==> flow/design.v <==
module MUX2(
	input [15:0] Ain,  
	input [15:0] Bin,
	input Select,  
	output [15:0] Output  
	);
	assign Output = (Select == 1'b0)? Ain : Bin;
endmodule
module MUX3(
	input [15:0] Ain,  
	input [15:0] Bin,
	input [15:0] Cin,
	input [1:0] Select,  
	output reg [15:0] Output
	);
	always @(*)
	begin
		case (Select)
		2'b00: Output = Ain;
		2'b01: Output = Bin;
		2'b10: Output = Cin;
		2'b11: Output = 16'd0;  
		endcase
	end
endmodule
module MUX4(
	input [15:0] Ain,  
	input [15:0] Bin,
	input [15:0] Cin,
	input [15:0] Din,
	input [1:0] Select,  
	output reg [15:0] Output
	);
	always @(*)
	begin
		case (Select)
		2'b00: Output = Ain;
		2'b01: Output = Bin;
		2'b10: Output = Cin;
		2'b11: Output = Din;
		endcase
	end
endmodule
module ALU(
	input [15:0] Ain,  
	input [15:0] Bin,  
	input [3:0] MODE,  
	output reg [15:0] ALUout,  
	output FLAGzero  
	);
	always @(*)  
	begin
		case (MODE)  
			4'b0000: ALUout = 16'd0;		 
			4'b0001: ALUout = Ain + Bin;	 
			4'b0010: ALUout = Ain - Bin;	 
			4'b0011: ALUout = Ain & Bin;	 
			4'b0100: ALUout = Ain | Bin;	 
			4'b0101: ALUout = Ain ^ Bin;	 
			4'b0110: ALUout = ~Ain;			 
			4'b0111: ALUout = Ain * Bin;	 
			4'b1000: ALUout = (Bin == 16'd0) ? 16'hFFFF : Ain / Bin;	 
			4'b1001: ALUout = (Bin == 16'd0) ? Ain : Ain % Bin;	 
			4'b1010: ALUout = Ain<<Bin;	 
			4'b1011: ALUout = Ain>>Bin;	 
			4'b1100: ALUout = Ain;			 
			4'b1101: ALUout = Bin;			 
			4'b1110: begin if (Ain != Bin) ALUout = 16'd1;	 
							else ALUout = 16'd0;
							end
			4'b1111: begin if (Ain < Bin) ALUout = 16'd1;		 
							else ALUout = 16'd0;
							end
		endcase
	end
	assign FLAGzero = (ALUout == 16'd0) ? 1'b1: 1'b0;	 
endmodule
module CTRLUNIT(
	input [15:0] Instruction,  
	input ZFlag,  
	output reg JFlag,  
	output reg RamWriteEN,  
	output reg [9:0] RamAddr,
	output reg [3:0] ALUCtrl,  
	output reg RegWriteEN,
	output reg [4:0] RegWriteAddr,
	output reg [4:0] RegAddrA,  
	output reg [4:0] RegAddrB,
	output reg [9:0] Immediate,  
	output reg [1:0] MuxA,  
	output reg [1:0] MuxB,
	output reg [1:0] MuxC
	);
	wire [5:0] Opcode;
	wire [9:0] Address;
	wire [4:0] AddressA, AddressB;
	assign Opcode = Instruction[15:10];  
	assign Address = Instruction[9:0];  
	assign AddressA = Address[9:5];  
	assign AddressB = Address[4:0];  
	always @(*)
	begin
		case (Opcode)
		6'b000000: begin  
					RamWriteEN 		= 1'b0;
					RegWriteEN 		= 1'b0;
					MuxA 				= 1'b00;
					MuxB 				= 2'b00;
					MuxC				= 2'b00;
					RamAddr 			= 10'b0000000000;
					RegWriteAddr 	= 5'b00000;
					RegAddrA 		= 5'b00000;
					RegAddrB 		= 5'b00000;
					JFlag				= 1'b0;
					ALUCtrl			= 4'b0000;
					Immediate		= 10'b0000000000;
					end
		6'b000001: begin  
					RamWriteEN 		= 1'b0;
					RegWriteEN 		= 1'b1;
					MuxA 				= 1'b00;
					MuxB 				= 2'b01;
					MuxC				= 2'b01;
					RamAddr 			= Address;
					RegWriteAddr 	= 5'b00001;
					RegAddrA 		= 5'b00000;
					RegAddrB 		= 5'b00000;
					JFlag				= 1'b0;
					ALUCtrl			= 4'b1101;
					Immediate		= 10'b0000000000;
					end
		6'b000010: begin  
					RamWriteEN 		= 1'b1;
					RegWriteEN 		= 1'b0;
					MuxA 				= 1'b00;
					MuxB 				= 2'b00;
					MuxC				= 2'b01;
					RamAddr 			= Address;
					RegWriteAddr 	= 5'b00000;
					RegAddrA 		= 5'b00000;
					RegAddrB 		= 5'b00001;
					JFlag				= 1'b0;
					ALUCtrl			= 4'b0000;
					Immediate		= 10'b0000000000;
					end
		6'b000011: begin  
					RamWriteEN 		= 1'b0;
					RegWriteEN 		= 1'b1;
					MuxA 				= 1'b00;
					MuxB 				= 2'b00;
					MuxC				= 2'b00;
					RamAddr 			= 10'b0000000000;
					RegWriteAddr 	= AddressB;
					RegAddrA 		= AddressA;
					RegAddrB 		= 5'b00000;
					JFlag				= 1'b0;
					ALUCtrl			= 4'b1100;
					Immediate		= 10'b0000000000;
					end
		6'b000100: begin  
					RamWriteEN 		= 1'b0;
					RegWriteEN 		= 1'b0;
					MuxA 				= 1'b00;
					MuxB 				= 2'b10;  
					MuxC				= 2'b00;
					RamAddr 			= 10'b0000000000;
					RegWriteAddr 	= 5'b00000;
					RegAddrA 		= 5'b00001;  
					RegAddrB 		= 5'b00000;
					JFlag				= ~ZFlag;  
					ALUCtrl			= 4'b1100;  
					Immediate		= Address;  
					end
		6'b000101: begin  
					RamWriteEN 		= 1'b0;
					RegWriteEN 		= 1'b0;
					MuxA 				= 1'b00;
					MuxB 				= 2'b10;
					MuxC				= 2'b00;
					RamAddr 			= 10'b0000000000;
					RegWriteAddr 	= 5'b00000;
					RegAddrA 		= 5'b00001;
					RegAddrB 		= 5'b00000;
					JFlag				= ZFlag;
					ALUCtrl			= 4'b1100;
					Immediate		= Address;
					end
		6'b000110: begin  
					RamWriteEN 		= 1'b0;
					RegWriteEN 		= 1'b0;
					MuxA 				= 1'b00;
					MuxB 				= 2'b10;
					MuxC				= 2'b00;
					RamAddr 			= 10'b0000000000;
					RegWriteAddr 	= 5'b00000;
					RegAddrA 		= 5'b00000;
					RegAddrB 		= 5'b00000;
					JFlag				= 1'b1;
					ALUCtrl			= 4'b0000;
					Immediate		= Address;
					end
		6'b000111: begin  
					RamWriteEN 		= 1'b0;
					RegWriteEN 		= 1'b1;	 
					MuxA 				= 1'b01;	 
					MuxB 				= 2'b10;  
					MuxC				= 2'b00;
					RamAddr 			= 10'b0000000000;
					RegWriteAddr 	= AddressA;
					RegAddrA 		= 5'b00000;
					RegAddrB 		= 5'b00000;
					JFlag				= 1'b0;  
					ALUCtrl			= 4'b1100;	 
					Immediate		= 10'b0000000000;
					end
		6'b001000: begin  
					RamWriteEN 		= 1'b0;
					RegWriteEN 		= 1'b0;
					MuxA 				= 1'b00;
					MuxB 				= 2'b00;  
					MuxC				= 2'b00;
					RamAddr 			= 10'b0000000000;
					RegWriteAddr 	= 5'b00000;
					RegAddrA 		= 5'b00000;
					RegAddrB 		= AddressA;  
					JFlag				= 1'b1;  
					ALUCtrl			= 4'b0000;
					Immediate		= 10'b0000000000;
					end
		6'b001001: begin  
					RamWriteEN 		= 1'b0;
					RegWriteEN 		= 1'b1;  
					MuxA 				= 1'b00;
					MuxB 				= 2'b00;
					MuxC				= 2'b00;
					RamAddr 			= 10'b0000000000;
					RegWriteAddr 	= 5'b00001;  
					RegAddrA 		= AddressA;  
					RegAddrB 		= AddressB;  
					JFlag				= 1'b0;
					ALUCtrl			= 4'b1111;  
					Immediate		= 10'b0000000000;
					end
		6'b001010: begin  
					RamWriteEN 		= 1'b0;
					RegWriteEN 		= 1'b1;  
					MuxA 				= 1'b00;
					MuxB 				= 2'b10;  
					MuxC				= 2'b00;
					RamAddr 			= 10'b0000000000;
					RegWriteAddr 	= 5'b00001;  
					RegAddrA 		= AddressA;  
					RegAddrB 		= 5'b00000;
					JFlag				= 1'b0;
					ALUCtrl			= 4'b1111;  
					Immediate		= {5'b00000, AddressB};
					end
		6'b001011: begin  
					RamWriteEN 		= 1'b0;
					RegWriteEN 		= 1'b1;  
					MuxA 				= 1'b00;
					MuxB 				= 2'b00;
					MuxC				= 2'b00;
					RamAddr 			= 10'b0000000000;
					RegWriteAddr 	= 5'b00001;  
					RegAddrA 		= AddressA;  
					RegAddrB 		= AddressB;  
					JFlag				= 1'b0;
					ALUCtrl			= 4'b1110;  
					Immediate		= 10'b0000000000;
					end
		6'b001100: begin  
					RamWriteEN 		= 1'b0;
					RegWriteEN 		= 1'b1;  
					MuxA 				= 1'b00;
					MuxB 				= 2'b10;  
					MuxC				= 2'b00;
					RamAddr 			= 10'b0000000000;
					RegWriteAddr 	= 5'b00001;  
					RegAddrA 		= AddressA;  
					RegAddrB 		= 5'b00000;
					JFlag				= 1'b0;
					ALUCtrl			= 4'b1110;  
					Immediate		= {5'b00000, AddressB};
					end
		6'b001101: begin  
					RamWriteEN 		= 1'b0;
					RegWriteEN 		= 1'b1;  
					MuxA 				= 1'b00;
					MuxB 				= 2'b10;  
					MuxC				= 2'b00;
					RamAddr 			= 10'b0000000000;
					RegWriteAddr 	= 5'b00001;  
					RegAddrA 		= 5'b00000;
					RegAddrB 		= 5'b00000;
					JFlag				= 1'b0;
					ALUCtrl			= 4'b1101;
					Immediate		= Address;  
					end
		6'b001110: begin  
					RamWriteEN 		= 1'b0;
					RegWriteEN 		= 1'b1;
					MuxA 				= 1'b00;
					MuxB 				= 2'b00;
					MuxC				= 2'b00;
					RamAddr 			= 10'b0000000000;
					RegWriteAddr 	= 5'b00001;
					RegAddrA 		= AddressA;
					RegAddrB 		= AddressB;
					JFlag				= 1'b0;
					ALUCtrl			= 4'b1010;  
					Immediate		= 10'b0000000000;
					end
		6'b001111: begin  
					RamWriteEN 		= 1'b0;
					RegWriteEN 		= 1'b1;
					MuxA 				= 1'b00;
					MuxB 				= 2'b00;
					MuxC				= 2'b00;
					RamAddr 			= 10'b0000000000;
					RegWriteAddr 	= 5'b00001;
					RegAddrA 		= AddressA;
					RegAddrB 		= AddressB;
					JFlag				= 1'b0;
					ALUCtrl			= 4'b1011;  
					Immediate		= 10'b0000000000;
					end
		6'b010000: begin  
					RamWriteEN 		= 1'b0;
					RegWriteEN 		= 1'b1;
					MuxA 				= 1'b00;
					MuxB 				= 2'b00;
					MuxC				= 2'b00;
					RamAddr 			= 10'b0000000000;
					RegWriteAddr 	= 5'b00001;
					RegAddrA 		= AddressA;
					RegAddrB 		= AddressB;
					JFlag				= 1'b0;
					ALUCtrl			= 4'b0001;
					Immediate		= 10'b0000000000;
					end
		6'b010001: begin  
					RamWriteEN 		= 1'b0;
					RegWriteEN 		= 1'b1;
					MuxA 				= 1'b00;
					MuxB 				= 2'b00;
					MuxC				= 2'b00;
					RamAddr 			= 10'b0000000000;
					RegWriteAddr 	= 5'b00001;
					RegAddrA 		= AddressA;
					RegAddrB 		= AddressB;
					JFlag				= 1'b0;
					ALUCtrl			= 4'b0010;
					Immediate		= 10'b0000000000;
					end
		6'b010010: begin  
					RamWriteEN 		= 1'b0;
					RegWriteEN 		= 1'b1;
					MuxA 				= 1'b00;
					MuxB 				= 2'b00;
					MuxC				= 2'b00;
					RamAddr 			= 10'b0000000000;
					RegWriteAddr 	= 5'b00001;
					RegAddrA 		= AddressA;
					RegAddrB 		= AddressB;
					JFlag				= 1'b0;
					ALUCtrl			= 4'b0111;
					Immediate		= 10'b0000000000;
					end
		6'b010011: begin  
					RamWriteEN 		= 1'b0;
					RegWriteEN 		= 1'b1;
					MuxA 				= 1'b00;
					MuxB 				= 2'b00;
					MuxC				= 2'b00;
					RamAddr 			= 10'b0000000000;
					RegWriteAddr 	= 5'b00001;
					RegAddrA 		= AddressA;
					RegAddrB 		= AddressB;
					JFlag				= 1'b0;
					ALUCtrl			= 4'b1000;
					Immediate		= 10'b0000000000;
					end
		6'b010100: begin  
					RamWriteEN 		= 1'b0;
					RegWriteEN 		= 1'b1;
					MuxA 				= 1'b00;
					MuxB 				= 2'b00;
					MuxC				= 2'b00;
					RamAddr 			= 10'b0000000000;
					RegWriteAddr 	= 5'b00001;
					RegAddrA 		= AddressA;
					RegAddrB 		= AddressB;
					JFlag				= 1'b0;
					ALUCtrl			= 4'b1001;
					Immediate		= 10'b0000000000;
					end
		6'b010101: begin  
					RamWriteEN 		= 1'b0;
					RegWriteEN 		= 1'b1;
					MuxA 				= 1'b00;
					MuxB 				= 2'b10;
					MuxC				= 2'b00;
					RamAddr 			= 10'b0000000000;
					RegWriteAddr 	= 5'b00001;
					RegAddrA 		= AddressA;
					RegAddrB 		= 5'b00000;
					JFlag				= 1'b0;
					ALUCtrl			= 4'b0001;
					Immediate		= {5'b00000, AddressB};
					end
		6'b010110: begin  
					RamWriteEN 		= 1'b0;
					RegWriteEN 		= 1'b1;
					MuxA 				= 1'b00;
					MuxB 				= 2'b10;
					MuxC				= 2'b00;
					RamAddr 			= 10'b0000000000;
					RegWriteAddr 	= 5'b00001;
					RegAddrA 		= AddressA;
					RegAddrB 		= 5'b00000;
					JFlag				= 1'b0;
					ALUCtrl			= 4'b0010;
					Immediate		= {5'b00000, AddressB};
					end
		6'b010111: begin  
					RamWriteEN 		= 1'b0;
					RegWriteEN 		= 1'b1;
					MuxA 				= 1'b00;
					MuxB 				= 2'b10;
					MuxC				= 2'b00;
					RamAddr 			= 10'b0000000000;
					RegWriteAddr 	= 5'b00001;
					RegAddrA 		= AddressA;
					RegAddrB 		= 5'b00000;
					JFlag				= 1'b0;
					ALUCtrl			= 4'b0111;
					Immediate		= {5'b00000, AddressB};
					end
		6'b011000: begin  
					RamWriteEN 		= 1'b0;
					RegWriteEN 		= 1'b1;
					MuxA 				= 1'b00;
					MuxB 				= 2'b10;
					MuxC				= 2'b00;
					RamAddr 			= 10'b0000000000;
					RegWriteAddr 	= 5'b00001;
					RegAddrA 		= AddressA;
					RegAddrB 		= 5'b00000;
					JFlag				= 1'b0;
					ALUCtrl			= 4'b1000;
					Immediate		= {5'b00000, AddressB};
					end
		6'b011001: begin  
					RamWriteEN 		= 1'b0;
					RegWriteEN 		= 1'b1;
					MuxA 				= 1'b00;
					MuxB 				= 2'b10;
					MuxC				= 2'b00;
					RamAddr 			= 10'b0000000000;
					RegWriteAddr 	= 5'b00001;
					RegAddrA 		= AddressA;
					RegAddrB 		= 5'b00000;
					JFlag				= 1'b0;
					ALUCtrl			= 4'b1001;
					Immediate		= {5'b00000, AddressB};
					end
		6'b011010: begin  
					RamWriteEN 		= 1'b0;
					RegWriteEN 		= 1'b1;
					MuxA 				= 1'b00;
					MuxB 				= 2'b00;
					MuxC				= 2'b00;
					RamAddr 			= 10'b0000000000;
					RegWriteAddr 	= AddressB;
					RegAddrA 		= AddressA;
					RegAddrB 		= 5'b00000;
					JFlag				= 1'b0;
					ALUCtrl			= 4'b0110;
					Immediate		= 10'b0000000000;
					end
		6'b011011: begin  
					RamWriteEN 		= 1'b0;
					RegWriteEN 		= 1'b1;
					MuxA 				= 1'b00;
					MuxB 				= 2'b00;
					MuxC				= 2'b00;
					RamAddr 			= 10'b0000000000;
					RegWriteAddr 	= 5'b00001;
					RegAddrA 		= AddressA;
					RegAddrB 		= AddressB;
					JFlag				= 1'b0;
					ALUCtrl			= 4'b0101;
					Immediate		= 10'b0000000000;
					end
		6'b011100: begin  
					RamWriteEN 		= 1'b0;
					RegWriteEN 		= 1'b1;
					MuxA 				= 1'b00;
					MuxB 				= 2'b00;
					MuxC				= 2'b00;
					RamAddr 			= 10'b0000000000;
					RegWriteAddr 	= 5'b00001;
					RegAddrA 		= AddressA;
					RegAddrB 		= AddressB;
					JFlag				= 1'b0;
					ALUCtrl			= 4'b0100;
					Immediate		= 10'b0000000000;
					end
		6'b011101: begin  
					RamWriteEN 		= 1'b0;
					RegWriteEN 		= 1'b1;
					MuxA 				= 1'b00;
					MuxB 				= 2'b00;
					MuxC				= 2'b00;
					RamAddr 			= 10'b0000000000;
					RegWriteAddr 	= 5'b00001;
					RegAddrA 		= AddressA;
					RegAddrB 		= AddressB;
					JFlag				= 1'b0;
					ALUCtrl			= 4'b0011;
					Immediate		= 10'b0000000000;
					end
		6'b011110: begin  
					RamWriteEN 		= 1'b0;
					RegWriteEN 		= 1'b1;
					MuxA 				= 1'b00;
					MuxB 				= 2'b01;  
					MuxC				= 2'b10;  
					RamAddr 			= 10'b0000000000;
					RegWriteAddr 	= AddressB;
					RegAddrA 		= AddressA;  
					RegAddrB 		= 5'b00000;
					JFlag				= 1'b0;
					ALUCtrl			= 4'b1101;  
					Immediate		= 10'b0000000000;
					end
		6'b011111: begin  
					RamWriteEN 		= 1'b1;  
					RegWriteEN 		= 1'b0;
					MuxA 				= 1'b00;  
					MuxB 				= 2'b00;
					MuxC				= 2'b10;  
					RamAddr 			= 10'b0000000000;
					RegWriteAddr 	= 5'b00000;
					RegAddrA 		= AddressB;  
					RegAddrB 		= AddressA;  
					JFlag				= 1'b0;
					ALUCtrl			= 4'b0000;
					Immediate		= 10'b0000000000;
					end
		6'b100000: begin  
					RamWriteEN 		= 1'b0;  
					RegWriteEN 		= 1'b1;
					MuxA 				= 2'b10;  
					MuxB 				= 2'b00;
					MuxC				= 2'b10;  
					RamAddr 			= 10'b0000000000;
					RegWriteAddr 	= AddressA;
					RegAddrA 		= 5'b00000;  
					RegAddrB 		= 5'b00000;  
					JFlag				= 1'b0;
					ALUCtrl			= 4'b1100;
					Immediate		= 10'b0000000000;
					end
		6'b100001: begin  
					RamWriteEN 		= 1'b0;
					RegWriteEN 		= 1'b1;
					MuxA 				= 1'b00;
					MuxB 				= 2'b10;
					MuxC				= 2'b00;
					RamAddr 			= 10'b0000000000;
					RegWriteAddr 	= 5'b00001;
					RegAddrA 		= AddressA;
					RegAddrB 		= 5'b00000;
					JFlag				= 1'b0;
					ALUCtrl			= 4'b1010;  
					Immediate		= AddressB;
				end
		6'b100010: begin  
					RamWriteEN 		= 1'b0;
					RegWriteEN 		= 1'b1;
					MuxA 				= 1'b00;
					MuxB 				= 2'b10;
					MuxC				= 2'b00;
					RamAddr 			= 10'b0000000000;
					RegWriteAddr 	= 5'b00001;
					RegAddrA 		= AddressA;
					RegAddrB 		= 5'b00000;
					JFlag				= 1'b0;
					ALUCtrl			= 4'b1011;  
					Immediate		= AddressB;
				end
		default: begin  
					RamWriteEN 		= 1'b0;
					RegWriteEN 		= 1'b0;
					MuxA 				= 1'b00;
					MuxB 				= 2'b00;
					MuxC				= 2'b00;
					RamAddr 			= 10'b0000000000;
					RegWriteAddr 	= 5'b00000;
					RegAddrA 		= 5'b00000;
					RegAddrB 		= 5'b00000;
					JFlag				= 1'b0;
					ALUCtrl			= 4'b0000;
					Immediate		= 10'b0000000000;
					end
		endcase
	end
endmodule
module REGFILE(
	input clk,  
	input En,  
	input Reset,  
	input Write,  
	input [4:0] Waddr,  
	input [15:0] Wdata,  
	input [4:0] Aaddr,  
	output [15:0] Adata,  
	input [4:0] Baddr,
	output [15:0] Bdata
	);
	integer i;
	reg [15:0] register[31:0];
	always @(posedge clk)
	begin
		if (Reset == 1'b1) begin
			for(i = 0; i < 32; i = i + 1) begin  
				register[i] <= 16'd0;
			end
		end
		else if (En == 1'b1 && Write == 1'b1) begin
			register[Waddr] <= Wdata;  
		end
	end
	assign Adata = (Aaddr == 0)? 16'd0 : register[Aaddr];
	assign Bdata = (Baddr == 0)? 16'd0 : register[Baddr];
endmodule
module PCOUNTER(
	input clk,  
	input En,  
	input [9:0] Jaddr,  
	input Jflag,  
	output reg [9:0] Caddr,  
	input Clear  
	);
	always @(posedge clk)
	begin
		if (Clear == 1'b1) begin  
			Caddr <= 10'd0;
		end
		else if (En == 1'b1) begin
			if(Jflag == 1'b1) begin  
				Caddr <= Jaddr;
			end
			else begin
				Caddr <= Caddr + 1'b1;  
			end
		end
	end
endmodule
module microcounter(
	input clk,  
	input Clear,  
	output reg [1:0] count  
	);
	always @(posedge clk)
	begin
		if (Clear == 1'b1) begin
			count <= 2'b00;
		end
		else if (count == 2'b11) begin
			count <= 2'b00;
		end
		else begin
			count <= count + 1'b1;
		end
	end
endmodule
module mips16_core(
	input clk,
	input rst,  
	output [9:0] imem_addr,
	input [15:0] imem_rdata,
	output [9:0] dmem_addr,
	output dmem_we,
	output [15:0] dmem_wdata,
	input [15:0] dmem_rdata,
	input [15:0] in_data,
	output rf_we,
	output [4:0] rf_waddr,
	output [15:0] rf_wdata
	);
	wire ramWriteEN, regWriteEN, ZFlag, JFlag;
	wire [1:0] selA, selB, selC;
	wire [15:0] muxAout, muxBout, muxCout;
	wire [9:0] Caddr, ramAddress;
	wire [15:0] Instruction;
	wire [15:0] regAdata, regBdata;
	wire [3:0] ALUop;
	wire [15:0] ALUout;
	wire [9:0] Immediate;
	wire [15:0] ramBdata;
	wire [4:0] regAread, regBread, regwrite;
	wire [1:0] microcount;
	microcounter micro(.clk(clk), .Clear(rst), .count(microcount));
	wire ramclk = (microcount == 2'b00);  
	wire regclk = (microcount == 2'b01);  
	wire instrclk = (microcount == 2'b10);  
	PCOUNTER programcounter(
		.clk(clk),
		.En(instrclk),
		.Jaddr(muxBout[9:0]),  
		.Jflag(JFlag),
		.Caddr(Caddr),
		.Clear(rst)
		);
	assign imem_addr = Caddr;
	assign Instruction = imem_rdata;
	CTRLUNIT controlunit(
		.Instruction(Instruction),  
		.ZFlag(ZFlag),  
		.JFlag(JFlag),
		.RamWriteEN(ramWriteEN),
		.RamAddr(ramAddress),
		.ALUCtrl(ALUop),
		.RegWriteEN(regWriteEN),
		.RegWriteAddr(regwrite),
		.RegAddrA(regAread),
		.RegAddrB(regBread),
		.Immediate(Immediate),
		.MuxA(selA),
		.MuxB(selB),
		.MuxC(selC)
		);
	MUX3 muxA(
		.Ain(regAdata),
		.Bin({6'd0, Caddr}),
		.Cin(in_data),
		.Select(selA),
		.Output(muxAout)
		);
	MUX3 muxB(
		.Ain(regBdata),
		.Bin(ramBdata),
		.Cin({6'd0, Immediate}),
		.Select(selB),
		.Output(muxBout)
		);
	MUX3 muxC(
		.Ain({6'd0, Caddr}),
		.Bin({6'd0, ramAddress}),
		.Cin(muxAout),
		.Select(selC),
		.Output(muxCout)
		);
	ALU arithmaticlogic(
		.Ain(muxAout),  
		.Bin(muxBout),  
		.MODE(ALUop),  
		.ALUout(ALUout),
		.FLAGzero(ZFlag)
		);
	REGFILE registers(
		.clk(clk),
		.En(regclk),
		.Reset(rst),
		.Write(regWriteEN),
		.Waddr(regwrite),
		.Wdata(ALUout),
		.Aaddr(regAread),
		.Adata(regAdata),  
		.Baddr(regBread),
		.Bdata(regBdata)  
		);
	assign dmem_addr = muxCout[9:0];
	assign dmem_we = ramclk & ramWriteEN;
	assign dmem_wdata = regBdata;
	assign ramBdata = dmem_rdata;
	reg rf_we_q;
	reg [4:0] rf_waddr_q;
	reg [15:0] rf_wdata_q;
	always @(posedge clk)
	begin
		if (rst == 1'b1) begin
			rf_we_q <= 1'b0;
		end
		else begin
			rf_we_q <= regclk & regWriteEN;
		end
		if (regclk == 1'b1) begin
			rf_waddr_q <= regwrite;
			rf_wdata_q <= ALUout;
		end
	end
	assign rf_we = rf_we_q;
	assign rf_waddr = rf_waddr_q;
	assign rf_wdata = rf_wdata_q;
endmodule
Step by step through the tools: mips16_core
What the tools print for mips16_core, step after step.
Line numbers count from 1 in the design file above.
Cell names lack the library's common part.
{ "design": {"top": "mips16_core", "clk_port": "clk", "lib": "sky130hd", "corner": "tt_025C_1v80"} }

Elaborated design
Counts by Yosys on the flattened word-level netlist (proc, flatten, opt, wreduce; memories kept). Register bits leave out memories and registers merged into their read ports (data or address). Print and check cells are left out. Cells with the same type and inputs are merged into one.
Yosys's memory passes give these memory sizes; they may raise the number of words (mostly to a power of two), join words into wider ones and drop unused or constant bits.
{ "classes": {"muxes": 31, "div": 2, "add_sub_neg": 4, "mul": 1, "n_reduce_logical": 38, "logic": 7, "shift": 2, "cmp": 1, "n_eq": 62} }
{ "op_table": {"columns": ["operator", "count"], "rows": [
  ["divider 16 x 16 -> 16 bit", 1],
  ["remainder unit 16 x 16 -> 16 bit", 1],
  ["multiplier 16 x 16 -> 16 bit", 1],
  ["parallel mux 16 bit (select 16 bit)", 1],
  ["parallel mux 16 bit (select 4 bit)", 2],
  ["equality test 6 x 5 -> 1 bit (second input constant)", 16],
  ["2-to-1 mux 16 bit", 6],
  ["parallel mux 4 bit (select 15 bit)", 1],
  ["equality test 6 x 4 -> 1 bit (second input constant)", 8],
  ["parallel mux 5 bit (select 3 bit)", 3],
  ["parallel mux 10 bit (select 4 bit)", 1],
  ["OR reduction 2 bit", 17],
  ["zero test 16 bit", 2],
  ["equality test 4 bit (second input constant)", 8],
  ["OR reduction 28 bit", 1],
  ["OR reduction 24 bit", 1],
  ["equality test 6 x 3 -> 1 bit (second input constant)", 4],
  ["OR reduction 23 bit", 1],
  ["parallel mux 10 bit (select 2 bit)", 1],
  ["2-to-1 mux 10 bit", 2],
  ["equality test 6 bit (second input constant)", 3],
  ["adder 16 bit", 1],
  ["subtractor 16 bit", 1],
  ["less-than comparator 16 bit", 1],
  ["!= test 16 bit", 1],
  ["bitwise AND 16 bit", 1],
  ["bitwise OR 16 bit", 1],
  ["bitwise XOR 16 bit", 1]
]} }
Not listed: further kinds 28, cells in them 60.
{ "word_totals": {"output_inout_bits": 59, "input_bits": 50, "memories": 1, "ff_bits": 34, "ram_bits": 512, "word_cells": 154} }
{ "memory_table": {"columns": ["name", "words", "word_bits", "line_no", "text"], "rows": [
  ["registers.register", 32, 16, 624, "reg [15:0] register[31:0];"]
]} }

Longest topological paths
Yosys ltp: most cells in a row. Word level: on the elaborated netlist, between registers, memories and ports. Mapped: between sequential cells and ports; inverters and the memories' decode and read muxes count.
{ "logic_depth": {"word_depth": 14, "ABC_AREA": 1, "ltp_mapped": 264, "mapped_depth_nobuf": 257} }

After synthesis
The flow's flattened synthesis, as Yosys stat reports it; memories are mapped. The netlist is that of the ABC_AREA named above (0 if unset); the other value can give another one.
The area totals of this step are shown rounded.
{ "types": {"columns": ["cell_type", "count", "type_area_um2"], "rows": [
  ["edfxtp_1", 533, 1.6E+04],
  ["nand2_1", 1838, 6.9E+03],
  ["nand3_1", 946, 4.73E+03],
  ["ha_1", 242, 3.03E+03],
  ["nor2_1", 746, 2.8E+03],
  ["inv_1", 600, 2252.16],
  ["fa_1", 83, 1.66E+03],
  ["a21oi_1", 218, 1.09E+03],
  ["buf_2", 150, 750.72],
  ["o21ai_0", 147, 735.706],
  ["xor2_1", 67, 586.813],
  ["clkbuf_1", 152, 570.547],
  ["xnor2_1", 55, 481.712],
  ["o211ai_1", 55, 412.896],
  ["buf_4", 41, 307.795],
  ["a32o_1", 30, 300.288],
  ["or2_2", 43, 269.008],
  ["dfxtp_1", 13, 260.25]
]} }
Other cell types: 52; their cells: 469.
{ "mapped": {"stdcells": 6428, "flip_flops": 546, "seq_area_um2": 16270, "yosys_area_um2": 46470, "n_buf": 370} }

Timing after synthesis
Path of least setup slack by OpenSTA after synthesis, without wires, with an ideal clock, recovery checks aside; 20% of the period is set as input and as output delay. Where synthesis merged equal registers, the netlist keeps one of their names.
{ "synth_timing": {"path_type": "in2reg", "from": "input port imem_rdata[10]", "to": "register programcounter.Caddr[3]", "setup_slack_ns": 3.796, "path_buffers": 13, "t_arrival_ns": 40.133, "required_time_ns": 43.930, "setup_ns": 0.070, "path_delay_ns": 31.403, "tclk_ns": 44.0, "path_stages": 252, "input_delay_ns": 8.800, "period_less_setup_slack_ns": 40.204} }
"path_delay_ns" is the arrival time less input delay plus setup time.
"path_stages" counts driving pins, that of a launching flip-flop among them; a cell with two outputs on the path counts twice.
"period_less_setup_slack_ns" is the clock period less the worst setup slack; recovery checks do not enter. This is arithmetic on one report: input and output delays are still those of the set period (20% each).
Between the ends stands the longest chain of elaborated cells between them, by number of cells; it is not shown to be the way that was timed. Of several equally long chains one is given.
Each line given opens the expression or statement behind the cell; cells for indexed reads and writes are added by Yosys, which also makes memories of some case tables.
A memory read counts as a cell of the chain, while the word-level depth stops at memories.
At most two assigning lines are given for a register; there are more.
{ "synth_between": {"cell_sequence": "buf_4 > inv_2 > nor2_2 > nand2_1 > nand2_1 > a21oi_2 > nand2_8 > nand2_4 > nand2_4 > buf_4 > buf_4 > buf_6 > buf_2 > a21oi_1 > o21ai_0 > o211ai_1 > nand2_1 > nand3_1 > [216 not listed] > nor2_1 > nand2_1 > nor2_1 > nand3_1 > nor2_1 > nand3_1 > nor2_1 > nand3_1 > nor2_1 > nand3_1 > nor2_4 > nand4_2 > nand2_4 > nand3_4 > buf_6 > nand2_2 > nand3_1 > a21oi_1", "elab_chain_len": 14, "cone_cells": 115, "cone_classes": "add/sub (2); mul (1); div (2); compare (1); eq/ne (56); shift (2); mux (18); logic (5); reduce/logical (27); memory (1)"} }
{ "synth_rtl": {"columns": ["item", "line_no", "text"], "rows": [
  ["start: declaration", 684, "input [15:0] imem_rdata,"],
  ["equality test 6 x 2 -> 1 bit", 103, "case (Opcode)"],
  ["OR reduction 24 bit", null, null],
  ["parallel mux 5 bit (select 3 bit)", 103, null],
  ["memory (32 x 16 bit)", 624, "reg [15:0] register[31:0];"],
  ["2-to-1 mux 16 bit", 636, "assign Adata = (Aaddr == 0)? 16'd0 : register[Aaddr];"],
  ["parallel mux 16 bit (select 4 bit)", 18, "case (Select)"],
  ["remainder unit 16 x 16 -> 16 bit", 63, "4'b1001: ALUout = (Bin == 16'd0) ? Ain : Ain % Bin;"],
  ["2-to-1 mux 16 bit", 63, null],
  ["parallel mux 16 bit (select 16 bit)", 53, "case (MODE)"],
  ["zero test 16 bit", 76, "assign FLAGzero = (ALUout == 16'd0) ? 1'b1: 1'b0;"],
  ["2-to-1 mux 1 bit", 76, null],
  ["inverter 1 bit", 170, "JFlag = ~ZFlag;"],
  ["parallel mux 1 bit (select 3 bit)", 103, null],
  ["2-to-1 mux 10 bit", 653, "if(Jflag == 1'b1) begin"],
  ["end: assignment", 654, "Caddr <= Jaddr;"],
  ["end: assignment", 657, "Caddr <= Caddr + 1'b1;"],
  ["end: declaration", 644, "output reg [9:0] Caddr,"]
]} }
Some nets on the timed path still bear RTL names; the line given drives or declares the net.
{ "synth_nets": {"columns": ["signal", "line_no"], "rows": [
  ["ALUout[2]", 53]
]} }

Worst path after layout
Path of least setup slack in the final report of entry B (OpenROAD, finished layout, wires in). Where an end is a register, its clock arrival counts in the times.
{ "layout_timing": {"path_type": "in2reg", "from": "input port imem_rdata[14]", "to": "register programcounter.Caddr[0]", "path_stages": 256, "input_delay_ns": 7.52, "setup_ns": 0.10, "setup_slack_ns": -1.08, "t_arrival_ns": 39.23, "path_buffers": 42, "required_time_ns": 38.15, "tclk_ns": 37.6} }
Between the ends stands the longest chain of elaborated cells between them, by number of cells; it is not shown to be the way that was timed. Of several equally long chains one is given.
A memory read counts as a cell of the chain, while the word-level depth stops at memories.
At most two assigning lines are given for a register; there are more.
{ "layout_between": {"cell_sequence": "buf_12 > nor2_4 > buf_6 > inv_8 > nor2_4 > a21oi_4 > buf_12 > nand2_8 > buf_4 > buf_4 > o211ai_1 > nand3_1 > nand3_2 > nand2_1 > nand2_1 > nand3_4 > nand2_4 > inv_6 > [220 not listed] > nand2_1 > nor2_2 > nand3_2 > nor2_1 > nand3_1 > nor2_1 > nand3_1 > nor2_1 > nand3_1 > nor2_4 > buf_12 > nand4_4 > nand3_4 > buf_8 > buf_6 > nor2_2 > o21ai_1 > inv_1", "elab_chain_len": 14, "cone_cells": 115, "cone_classes": "add/sub (2); mul (1); div (2); compare (1); eq/ne (56); shift (2); mux (18); logic (5); reduce/logical (27); memory (1)"} }
{ "layout_rtl": {"columns": ["item", "line_no", "text"], "rows": [
  ["start: declaration", 684, "input [15:0] imem_rdata,"],
  ["equality test 6 x 2 -> 1 bit", 103, "case (Opcode)"],
  ["OR reduction 24 bit", null, null],
  ["parallel mux 5 bit (select 3 bit)", 103, null],
  ["memory (32 x 16 bit)", 624, "reg [15:0] register[31:0];"],
  ["2-to-1 mux 16 bit", 636, "assign Adata = (Aaddr == 0)? 16'd0 : register[Aaddr];"],
  ["parallel mux 16 bit (select 4 bit)", 18, "case (Select)"],
  ["remainder unit 16 x 16 -> 16 bit", 63, "4'b1001: ALUout = (Bin == 16'd0) ? Ain : Ain % Bin;"],
  ["2-to-1 mux 16 bit", 63, null],
  ["parallel mux 16 bit (select 16 bit)", 53, "case (MODE)"],
  ["zero test 16 bit", 76, "assign FLAGzero = (ALUout == 16'd0) ? 1'b1: 1'b0;"],
  ["2-to-1 mux 1 bit", 76, null],
  ["inverter 1 bit", 170, "JFlag = ~ZFlag;"],
  ["parallel mux 1 bit (select 3 bit)", 103, null],
  ["2-to-1 mux 10 bit", 653, "if(Jflag == 1'b1) begin"],
  ["end: assignment", 654, "Caddr <= Jaddr;"],
  ["end: assignment", 657, "Caddr <= Caddr + 1'b1;"],
  ["end: declaration", 644, "output reg [9:0] Caddr,"]
]} }
Some nets on the timed path still bear RTL names; the line given drives or declares the net.
{ "layout_nets": {"columns": ["signal", "line_no"], "rows": [
  ["ALUout[3]", 53]
]} }

Wiki page: mips16_core / flow data

mips16_core through Yosys and OpenROAD on sky130hd: 2 stored runs, unordered, with their settings and measured results. The constraints put input and output delay at 20% of the set period each and load the outputs with 0.01 pF.
"period_less_ws_ns" = clock period - worst setup slack. The figure is calculated, with input and output delays left at 20% of the set period.
Values from the reports are rounded here.
[
  {
    "run": "entry A",
    "settings": { "ABC_AREA": 1, "CELL_PAD_IN_SITES_GLOBAL_PLACEMENT": 0, "CORE_ASPECT_RATIO": 0.54, "CTS_CLUSTER_SIZE": 20, "GPL_ROUTABILITY_DRIVEN": 1, "GPL_TIMING_DRIVEN": 0, "MIN_ROUTING_LAYER": "met2", "SETUP_SLACK_MARGIN": 4.82, "TNS_END_PERCENT": 75, "period_ns": 72.2, "CAP_MARGIN": 20, "CORE_MARGIN": 2, "CORE_UTILIZATION": 40, "SLEW_MARGIN": 20 },
    "outcome": "incomplete, routing halted on GRT-0116"
  },
  {
    "run": "entry B",
    "settings": { "ABC_AREA": 1, "CAP_MARGIN": 5, "CELL_PAD_IN_SITES_GLOBAL_PLACEMENT": 1, "CORE_MARGIN": 5, "CORE_UTILIZATION": 20, "CTS_CLUSTER_SIZE": 51, "GPL_TIMING_DRIVEN": 0, "HOLD_SLACK_MARGIN": 0.13, "MAX_ROUTING_LAYER": "met4", "MIN_ROUTING_LAYER": "met1", "PLACE_DENSITY_LB_ADDON": 0.21, "SETUP_SLACK_MARGIN": 5.0, "SLEW_MARGIN": 35, "TNS_END_PERCENT": 10, "period_ns": 37.6 },
    "results": { "yosys.chip_area_um2": 46470, "final_die_area_um2": 242100, "period_less_ws_ns": 38.682, "setup_ws_ns": -1.082, "post_route_stdcell_area_um2": 62900 }
  }
]
